==> flow/design.v <==
`timescale 1ns / 1ps
module AHB_Mul(  
    input HCLK,
    input HRESETn,
    input [31:0]M_AHB_0_haddr,
    input [2:0]M_AHB_0_hburst,
    input M_AHB_0_hmastlock,
    input [3:0]M_AHB_0_hprot,
    output reg [31:0]M_AHB_0_hrdata,
    output M_AHB_0_hready,
    output M_AHB_0_hresp,
    input [2:0]M_AHB_0_hsize,
    input [1:0]M_AHB_0_htrans,
    input [31:0]M_AHB_0_hwdata,
    input M_AHB_0_hwrite,
    output[3:0] led 
    );
    assign M_AHB_0_hready = 1'b1;
    assign M_AHB_0_hresp = 1'b0;
    reg [31:0] mem_A;    
    reg [31:0] mem_B;    
    reg [31:0] mem_C;    
    reg [31:0] mem_D;    
    reg [31:0] mem_E;    
    reg [31:0] mem_F;    
    reg [31:0] mem_G;    
    reg [31:0] mem_H;    
    reg[31:0] mem_I;   
    reg [1:0]   w_ctrl;  
    reg [1:0]   r_ctrl;  
    reg [3:0]   w_addr;  
    reg [3:0]   r_addr;  
    assign led[3:0] = mem_A[3:0];  
    always@(posedge HCLK)
    begin 
        if(!HRESETn)
        begin
            w_ctrl <= 2'b00;
            w_addr <= 4'h0;
        end
        else if(M_AHB_0_hwrite == 1'b1) 
        begin
        case(M_AHB_0_htrans)
            2'b00 :  
            begin
                w_ctrl <= 2'b00;
            end
            2'b01 :  
            begin
                w_ctrl <= 2'b01;
            end
            2'b10 :  
            begin
                w_ctrl <= 2'b10;
                w_addr <= M_AHB_0_haddr[5:2];
            end
            2'b11 :  
            begin
                w_ctrl <= 2'b11;
                w_addr <= M_AHB_0_haddr[5:2];
            end
        endcase
        end
        else
        begin
            w_ctrl <= 2'b00;  
        end
   end
    always@(posedge HCLK)  
    begin
    if(!HRESETn)
    begin
        mem_A <= 32'h0;
        mem_B <= 32'h0;
        mem_C <= 32'h0;
        mem_D <= 32'h0;
        mem_E <= 32'h0;
        mem_F <= 32'h0;
        mem_G <= 32'h0;
        mem_H <= 32'h0;
    end
    else
    case(w_ctrl)
        2'b00:  
        begin        
        end
        2'b01:  
        begin
        end
        2'b10:  
        begin
        case(w_addr)
            4'h0 : mem_A <= M_AHB_0_hwdata;
            4'h1 : mem_B <= M_AHB_0_hwdata;
            4'h2 : mem_C <= M_AHB_0_hwdata;
            4'h3 : mem_D <= M_AHB_0_hwdata;
            4'h4 : mem_E <= M_AHB_0_hwdata;
            4'h5 : mem_F <= M_AHB_0_hwdata;
            4'h6 : mem_G <= M_AHB_0_hwdata;
            4'h7 : mem_H <= M_AHB_0_hwdata;
        endcase
        end
        2'b11:  
        begin
        case(w_addr)
            4'h0 : mem_A <= M_AHB_0_hwdata;
            4'h1 : mem_B <= M_AHB_0_hwdata;
            4'h2 : mem_C <= M_AHB_0_hwdata;
            4'h3 : mem_D <= M_AHB_0_hwdata;
            4'h4 : mem_E <= M_AHB_0_hwdata;
            4'h5 : mem_F <= M_AHB_0_hwdata;
            4'h6 : mem_G <= M_AHB_0_hwdata;
            4'h7 : mem_H <= M_AHB_0_hwdata;
        endcase
        end
    endcase
    end
    always@(posedge HCLK) begin
        if (!HRESETn) begin
            r_ctrl <= 2'b00;
            r_addr <= 4'h0;
        end
        else if (M_AHB_0_hwrite == 1'b0) begin  
            case(M_AHB_0_htrans)
                2'b00 : r_ctrl <= 2'b00; 
                2'b01 : r_ctrl <= 2'b01; 
                2'b10 : 
                    begin
                        r_ctrl <= 2'b10; 
                        r_addr <= M_AHB_0_haddr[5:2];
                    end
                2'b11 :
                    begin
                        r_ctrl <= 2'b11; 
                        r_addr <= M_AHB_0_haddr[5:2];
                    end
            endcase
        end
        else begin
            r_ctrl <= 2'b00;  
        end
    end
    always@(*) begin
        case(r_addr)
            4'h0 : M_AHB_0_hrdata = mem_A;
            4'h1 : M_AHB_0_hrdata = mem_B;
            4'h2 : M_AHB_0_hrdata = mem_C;
            4'h3 : M_AHB_0_hrdata = mem_D;
            4'h4 : M_AHB_0_hrdata = mem_E;
            4'h5 : M_AHB_0_hrdata = mem_F;
            4'h6 : M_AHB_0_hrdata = mem_G;
            4'h7 : M_AHB_0_hrdata = mem_H;
            4'h8 : M_AHB_0_hrdata = mem_I;
            default : M_AHB_0_hrdata = 32'h0;
        endcase
    end
    always@(posedge HCLK) begin
        if (!HRESETn) begin
            mem_I <= 32'h1;
        end
        else
        case(w_ctrl) 
        2'b00 : begin end  
        2'b01 : begin end  
        2'b10 , 2'b11 : begin  
            case(w_addr)
                4'h0 : mem_I <= mem_I * M_AHB_0_hwdata;
                4'h1 : mem_I <= mem_I * M_AHB_0_hwdata;
                4'h2 : mem_I <= mem_I * M_AHB_0_hwdata;
                4'h3 : mem_I <= mem_I * M_AHB_0_hwdata;
                4'h4 : mem_I <= mem_I * M_AHB_0_hwdata;
                4'h5 : mem_I <= mem_I * M_AHB_0_hwdata;
                4'h6 : mem_I <= mem_I * M_AHB_0_hwdata;
                4'h7 : mem_I <= mem_I * M_AHB_0_hwdata;
                4'h8 : mem_I <= M_AHB_0_hwdata;
            endcase
        end
        endcase
    end
endmodule
Tool chain data of AHB_Mul

Module AHB_Mul before and after one edit of its RTL, step after step.
Lines under "before" count in the file above, lines under "after" in the edited file.
"change": "after" minus "before" as printed here. "rel. change": 100 x difference / "before".
Operators: Yosys type, input widths -> output width; for muxes data width and select width s.
Library cell names are shortened.
Not given: --

Design top: AHB_Mul
Clock input: HCLK
Standard-cell library: sky130hd
Timing corner: tt_025C_1v80

Diff

Unified diff, file above to edited file.
The edit is scripted: it alters the design's behaviour and was not made to optimise anything.

```diff
@@ -172,5 +172,5 @@
                 4'h5 : mem_I <= mem_I * M_AHB_0_hwdata;
                 4'h6 : mem_I <= mem_I * M_AHB_0_hwdata;
-                4'h7 : mem_I <= mem_I * M_AHB_0_hwdata;
+                4'h7 : mem_I <= mem_I & M_AHB_0_hwdata;
                 4'h8 : mem_I <= M_AHB_0_hwdata;
             endcase
```

After elaboration

Source: Yosys, flattened and elaborated, memories not mapped. Widths are those after wreduce. Registers that Yosys merges into a memory's read port (data or address) are not register bits. Print and check cells do not count.

Bit counts:

| element                         | before | after | change | rel. change (%) |
| register bits after elaboration | 298    | 298   | 0      | 0.00 |
| bits of input ports             | 80     | 80    | 0      | 0.00 |

Operators by class:

| element              | before | after | change | rel. change (%) |
| multiply operators   | 1      | 1     | 0      | 0.00 |
| eq/ne operators      | 29     | 29    | 0      | 0.00 |
| muxes and demuxes    | 19     | 19    | 0      | 0.00 |
| bitwise logic cells  | 1      | 2     | +1     | +100.00 |
| reduce/logical cells | 20     | 20    | 0      | 0.00 |

Operators by type and width:

| cell              | before | after | change | rel. change (%) |
| $reduce_bool 2->1 | 2      | 1     | -1     | -50.00 |
| $pmux 32 s2       | 1      | 0     | -1     | -100.00 |
| $reduce_or 8->1   | 1      | 0     | -1     | -100.00 |
| $and 32x32->32    | 0      | 1     | +1     | -- |
| $pmux 32 s3       | 0      | 1     | +1     | -- |
| $reduce_bool 3->1 | 0      | 1     | +1     | -- |
| $reduce_or 7->1   | 0      | 1     | +1     | -- |

Operator kinds equal on both sides are left out: 16.

Logic depth

Longest topological path by Yosys (ltp), each cell counted once; first at word level (registers and memories cut), then after technology mapping (sequential cells cut; the memories' decode and read muxes count).

Logic depth:

| element                       | before | after | change | rel. change (%) |
| depth after elaboration       | 4      | 4     | 0      | 0.00 |
| ABC_AREA                      | 0      | 0     | --     | -- |
| gate-level depth with buffers | 27     | 28    | +1     | +3.70 |
| mapped depth without buffers  | 25     | 26    | +1     | +4.00 |

Synthesis result

Source: synth_stat.txt of the flow (Yosys; design flattened, memories mapped). It holds for the ABC_AREA given above (unset counts as 0); a run with the other value may have another netlist.

Synthesis totals:

| element                        | before   | after    | change | rel. change (%) |
| cell count                     | 3,391    | 3,404    | +13    | +0.38 |
| mapped area (µm²)              | 28,155.8 | 28,358.4 | +202.6 | +0.72 |
| area of sequential cells (µm²) | 5,965.7  | 5,965.7  | 0.0    | 0.00 |
| mapped flip-flops              | 298      | 298      | 0      | 0.00 |
| buffers                        | 264      | 276      | +12    | +4.55 |

Cell types:

| cell     | before | after | change | rel. change (%) |
| buf_2    | 0      | 22    | +22    | -- |
| nand2_1  | 809    | 791   | -18    | -2.22 |
| a222oi_1 | 0      | 16    | +16    | -- |
| mux2i_1  | 26     | 11    | -15    | -57.69 |
| a311oi_1 | 15     | 1     | -14    | -93.33 |
| a21boi_0 | 14     | 27    | +13    | +92.86 |
| o21ai_0  | 41     | 29    | -12    | -29.27 |
| nand3_1  | 30     | 18    | -12    | -40.00 |
| a22o_1   | 13     | 25    | +12    | +92.31 |
| o22ai_1  | 16     | 27    | +11    | +68.75 |
| clkbuf_1 | 251    | 241   | -10    | -3.98 |
| a21oi_1  | 293    | 284   | -9     | -3.07 |
| and3_1   | 19     | 28    | +9     | +47.37 |
| a22oi_1  | 64     | 71    | +7     | +10.94 |
| a21o_1   | 11     | 17    | +6     | +54.55 |
| o21a_1   | 9      | 3     | -6     | -66.67 |
| xnor2_1  | 61     | 66    | +5     | +8.20 |
| a221oi_1 | 33     | 38    | +5     | +15.15 |

Cell types equal on both sides are left out: 13.
Not every row of either side is listed.

Worst setup path after synthesis

OpenSTA on the mapped netlist: ideal clock, no wires. The path of least setup slack (recovery checks aside). Input and output delay are each 20% of the period. Register names are those of the netlist, which keeps one name where synthesis merged equal registers.

Timing path after synthesis:

| element                       | before               | after                | change | rel. change (%) |
| path type                     | in2reg               | in2reg               | --     | -- |
| start point                   | in M_AHB_0_hwdata[2] | in M_AHB_0_hwdata[2] | --     | -- |
| end point                     | reg mem_I[28]        | reg mem_I[25]        | --     | -- |
| period (ns)                   | 10.0                 | 10.0                 | 0.0    | 0.00 |
| setup time (ns)               | 0.115                | 0.128                | +0.013 | -- |
| arrival time (ns)             | 8.468                | 8.457                | -0.011 | -0.13 |
| required time (ns)            | 9.885                | 9.872                | -0.013 | -0.13 |
| slack (ns)                    | 1.418                | 1.415                | -0.003 | -- |
| delay of the path (ns)        | 6.583                | 6.585                | +0.002 | +0.03 |
| stages on the path            | 22                   | 26                   | +4     | +18.18 |
| path buffers                  | 2                    | 2                    | 0      | 0.00 |
| synthesis period reached (ns) | 8.582                | 8.585                | +0.003 | +0.03 |

"delay of the path" is the arrival time less input delay plus setup time.
"stages on the path": output pins that drive a net of the path, with the launching flip-flop's if there is one; two outputs of one cell count as two.
"synthesis period reached" = period - worst setup slack (recovery checks aside). The figure is calculated, with input and output delays left at 20% of the set period.
Between the ends stands the longest chain of elaborated cells between them, by number of cells; it is not shown to be the way that was timed. Of several equally long chains one is given.
Each line given opens the expression or statement behind the cell; cells for indexed reads and writes are added by Yosys, which also makes memories of some case tables.
At most two assigning lines are given for a register; there are more.

On the way, after synthesis, before:
Cell sequence: clkbuf_1 > clkbuf_1 > and2_1 > fa_1 > inv_1 > fa_1 > fa_1 > fa_1 > inv_1 > fa_1 > inv_1 > fa_1 > inv_1 > fa_1 > fa_1 > ha_1 > nand3_1 > or4_1 > o211ai_1 > nand2_1 > mux2_2 > a2111oi_0
Length of the longest elaborated chain: 2
Elaborated cells on any way between the ends: 2
Classes of those cells: mul (1); mux (1)

Ends and longest elaborated chain, after synthesis, before:

| element        | line | text |
| from (decl)    | 14   | `input [31:0]M_AHB_0_hwdata,` |
| $mul 32x32->32 | 174  | `4'h7 : mem_I <= mem_I * M_AHB_0_hwdata;` |
| $pmux 32 s2    | 166  | `case(w_addr)` |
| to (assign)    | 167  | `4'h0 : mem_I <= mem_I * M_AHB_0_hwdata;` |
| to (assign)    | 168  | `4'h1 : mem_I <= mem_I * M_AHB_0_hwdata;` |
| to (decl)      | 28   | `reg[31:0] mem_I;` |

On the way, after synthesis, after:
Cell sequence: clkbuf_1 > clkbuf_1 > and2_1 > fa_1 > inv_1 > fa_1 > fa_1 > fa_1 > inv_1 > fa_1 > inv_1 > fa_1 > inv_1 > fa_1 > fa_1 > ha_1 > a211oi_2 > nor2_1 > o31ai_1 > o21bai_1 > or2_1 > a21o_1 > a21oi_2 > xnor2_1 > a222oi_1 > nor2_1
Length of the longest elaborated chain: 2
Elaborated cells on any way between the ends: 2
Classes of those cells: mul (1); mux (1)

Ends and longest elaborated chain, after synthesis, after:

| element        | line | text |
| from (decl)    | 14   | `input [31:0]M_AHB_0_hwdata,` |
| $mul 32x32->32 | 173  | `4'h6 : mem_I <= mem_I * M_AHB_0_hwdata;` |
| $pmux 32 s3    | 166  | `case(w_addr)` |
| to (assign)    | 167  | `4'h0 : mem_I <= mem_I * M_AHB_0_hwdata;` |
| to (assign)    | 168  | `4'h1 : mem_I <= mem_I * M_AHB_0_hwdata;` |
| to (decl)      | 28   | `reg[31:0] mem_I;` |

Timing after layout

Path of least setup slack in the final report of each run of pair A (OpenROAD, finished layout, wires in). Where an end is a register, its clock arrival counts in the times.

Timing path post-layout:

| element            | before               | after                | change | rel. change (%) |
| path type          | in2reg               | in2reg               | --     | -- |
| start point        | in M_AHB_0_hwdata[2] | in M_AHB_0_hwdata[7] | --     | -- |
| end point          | reg mem_I[29]        | reg mem_I[31]        | --     | -- |
| period (ns)        | 9.26                 | 9.26                 | 0.00   | 0.00 |
| setup time (ns)    | 0.15                 | 0.07                 | -0.08  | -- |
| arrival time (ns)  | 9.03                 | 9.30                 | +0.27  | +2.99 |
| required time (ns) | 9.66                 | 9.76                 | +0.10  | +1.04 |
| slack (ns)         | 0.63                 | 0.46                 | -0.17  | -- |
| stages on the path | 25                   | 24                   | -1     | -4.00 |
| path buffers       | 2                    | 3                    | +1     | +50.00 |

Between the ends stands the longest chain of elaborated cells between them, by number of cells; it is not shown to be the way that was timed. Of several equally long chains one is given.
At most two assigning lines are given for a register; there are more.

On the way, post-layout, before:
Cell sequence: clkdlybuf4s50_1 > buf_12 > and2_1 > fa_1 > inv_1 > fa_1 > fa_1 > fa_1 > inv_1 > fa_1 > inv_1 > fa_1 > inv_1 > fa_1 > fa_1 > ha_1 > a211oi_1 > nor2_1 > a211oi_1 > o21ai_0 > nor2_1 > o311ai_1 > or2_2 > xnor2_1 > a221oi_1
Length of the longest elaborated chain: 2
Elaborated cells on any way between the ends: 2
Classes of those cells: mul (1); mux (1)

Ends and longest elaborated chain, post-layout, before:

| element        | line | text |
| from (decl)    | 14   | `input [31:0]M_AHB_0_hwdata,` |
| $mul 32x32->32 | 174  | `4'h7 : mem_I <= mem_I * M_AHB_0_hwdata;` |
| $pmux 32 s2    | 166  | `case(w_addr)` |
| to (assign)    | 167  | `4'h0 : mem_I <= mem_I * M_AHB_0_hwdata;` |
| to (assign)    | 168  | `4'h1 : mem_I <= mem_I * M_AHB_0_hwdata;` |
| to (decl)      | 28   | `reg[31:0] mem_I;` |

On the way, post-layout, after:
Cell sequence: clkdlybuf4s50_1 > buf_4 > and2_1 > fa_1 > fa_1 > fa_1 > inv_1 > fa_1 > inv_1 > fa_1 > fa_1 > fa_1 > fa_1 > ha_1 > and4_1 > nand3_1 > o31ai_1 > buf_4 > o2111ai_1 > a311oi_1 > a21oi_1 > xnor2_1 > o211ai_1 > a21oi_1
Length of the longest elaborated chain: 2
Elaborated cells on any way between the ends: 2
Classes of those cells: mul (1); mux (1)

Ends and longest elaborated chain, post-layout, after:

| element        | line | text |
| from (decl)    | 14   | `input [31:0]M_AHB_0_hwdata,` |
| $mul 32x32->32 | 173  | `4'h6 : mem_I <= mem_I * M_AHB_0_hwdata;` |
| $pmux 32 s3    | 166  | `case(w_addr)` |
| to (assign)    | 167  | `4'h0 : mem_I <= mem_I * M_AHB_0_hwdata;` |
| to (assign)    | 168  | `4'h1 : mem_I <= mem_I * M_AHB_0_hwdata;` |
| to (decl)      | 28   | `reg[31:0] mem_I;` |

Layout results

Runs of the flow (Yosys, OpenROAD) on both versions; the two runs of a pair have the same settings. The constraints put input and output delay at 20% of the set period each and load the outputs with 0.01 pF.

Settings, pair A:
CORE_UTILIZATION: 40
PLACE_DENSITY: 0.6
period_ns: 9.26
CAP_MARGIN: 20
CORE_MARGIN: 2
SLEW_MARGIN: 20

Final reports, pair A:

| element                                   | before   | after    | change | rel. change (%) |
| chip area after synthesis (Yosys) (µm²)   | 28,155.8 | 28,358.4 | +202.6 | +0.72 |
| overall die area (µm²)                    | 72,527.9 | 73,043.2 | +515.3 | +0.71 |
| standard-cell area after layout (µm²)     | 31,260.0 | 31,199.9 | -60.1  | -0.19 |
| final utilization (%)                     | 44.7     | 44.5     | -0.2   | -- |
| worst slack on setup checks (ns)          | 0.632    | 0.460    | -0.172 | -- |
| summed negative setup slack (ns)          | 0.000    | 0.000    | 0.000  | -- |
| worst hold slack in the final report (ns) | 0.450    | 0.453    | +0.003 | -- |
| overall power (mW)                        | 8.678    | 7.802    | -0.876 | -10.09 |
| achieved clock period (ns)                | 8.628    | 8.800    | +0.172 | +1.99 |

Settings, pair B:
CAP_MARGIN: 20
CORE_UTILIZATION: 28
GPL_ROUTABILITY_DRIVEN: 1
HOLD_SLACK_MARGIN: 0.02
PLACE_DENSITY_LB_ADDON: 0.21
SETUP_SLACK_MARGIN: 1.97
SLEW_MARGIN: 20
period_ns: 11.8
CORE_MARGIN: 2

Final reports, pair B:

| element                                   | before    | after     | change | rel. change (%) |
| chip area after synthesis (Yosys) (µm²)   | 28,155.8  | 28,358.4  | +202.6 | +0.72 |
| overall die area (µm²)                    | 103,108.0 | 103,842.0 | +734.0 | +0.71 |
| standard-cell area after layout (µm²)     | 31,420.1  | 31,597.8  | +177.7 | +0.57 |
| final utilization (%)                     | 31.5      | 31.5      | 0.0    | -- |
| worst slack on setup checks (ns)          | 2.277     | 2.397     | +0.120 | -- |
| summed negative setup slack (ns)          | 0.000     | 0.000     | 0.000  | -- |
| worst hold slack in the final report (ns) | 0.452     | 0.452     | 0.000  | -- |
| overall power (mW)                        | 6.777     | 6.187     | -0.590 | -8.71 |
| achieved clock period (ns)                | 9.523     | 9.403     | -0.120 | -1.26 |

By "achieved clock period" is meant the clock period of the run minus its worst setup slack. This is arithmetic on one report: input and output delays are still those of the set period (20% each).
"overall power": no workload was simulated; the value follows from the tool's default switching activity.
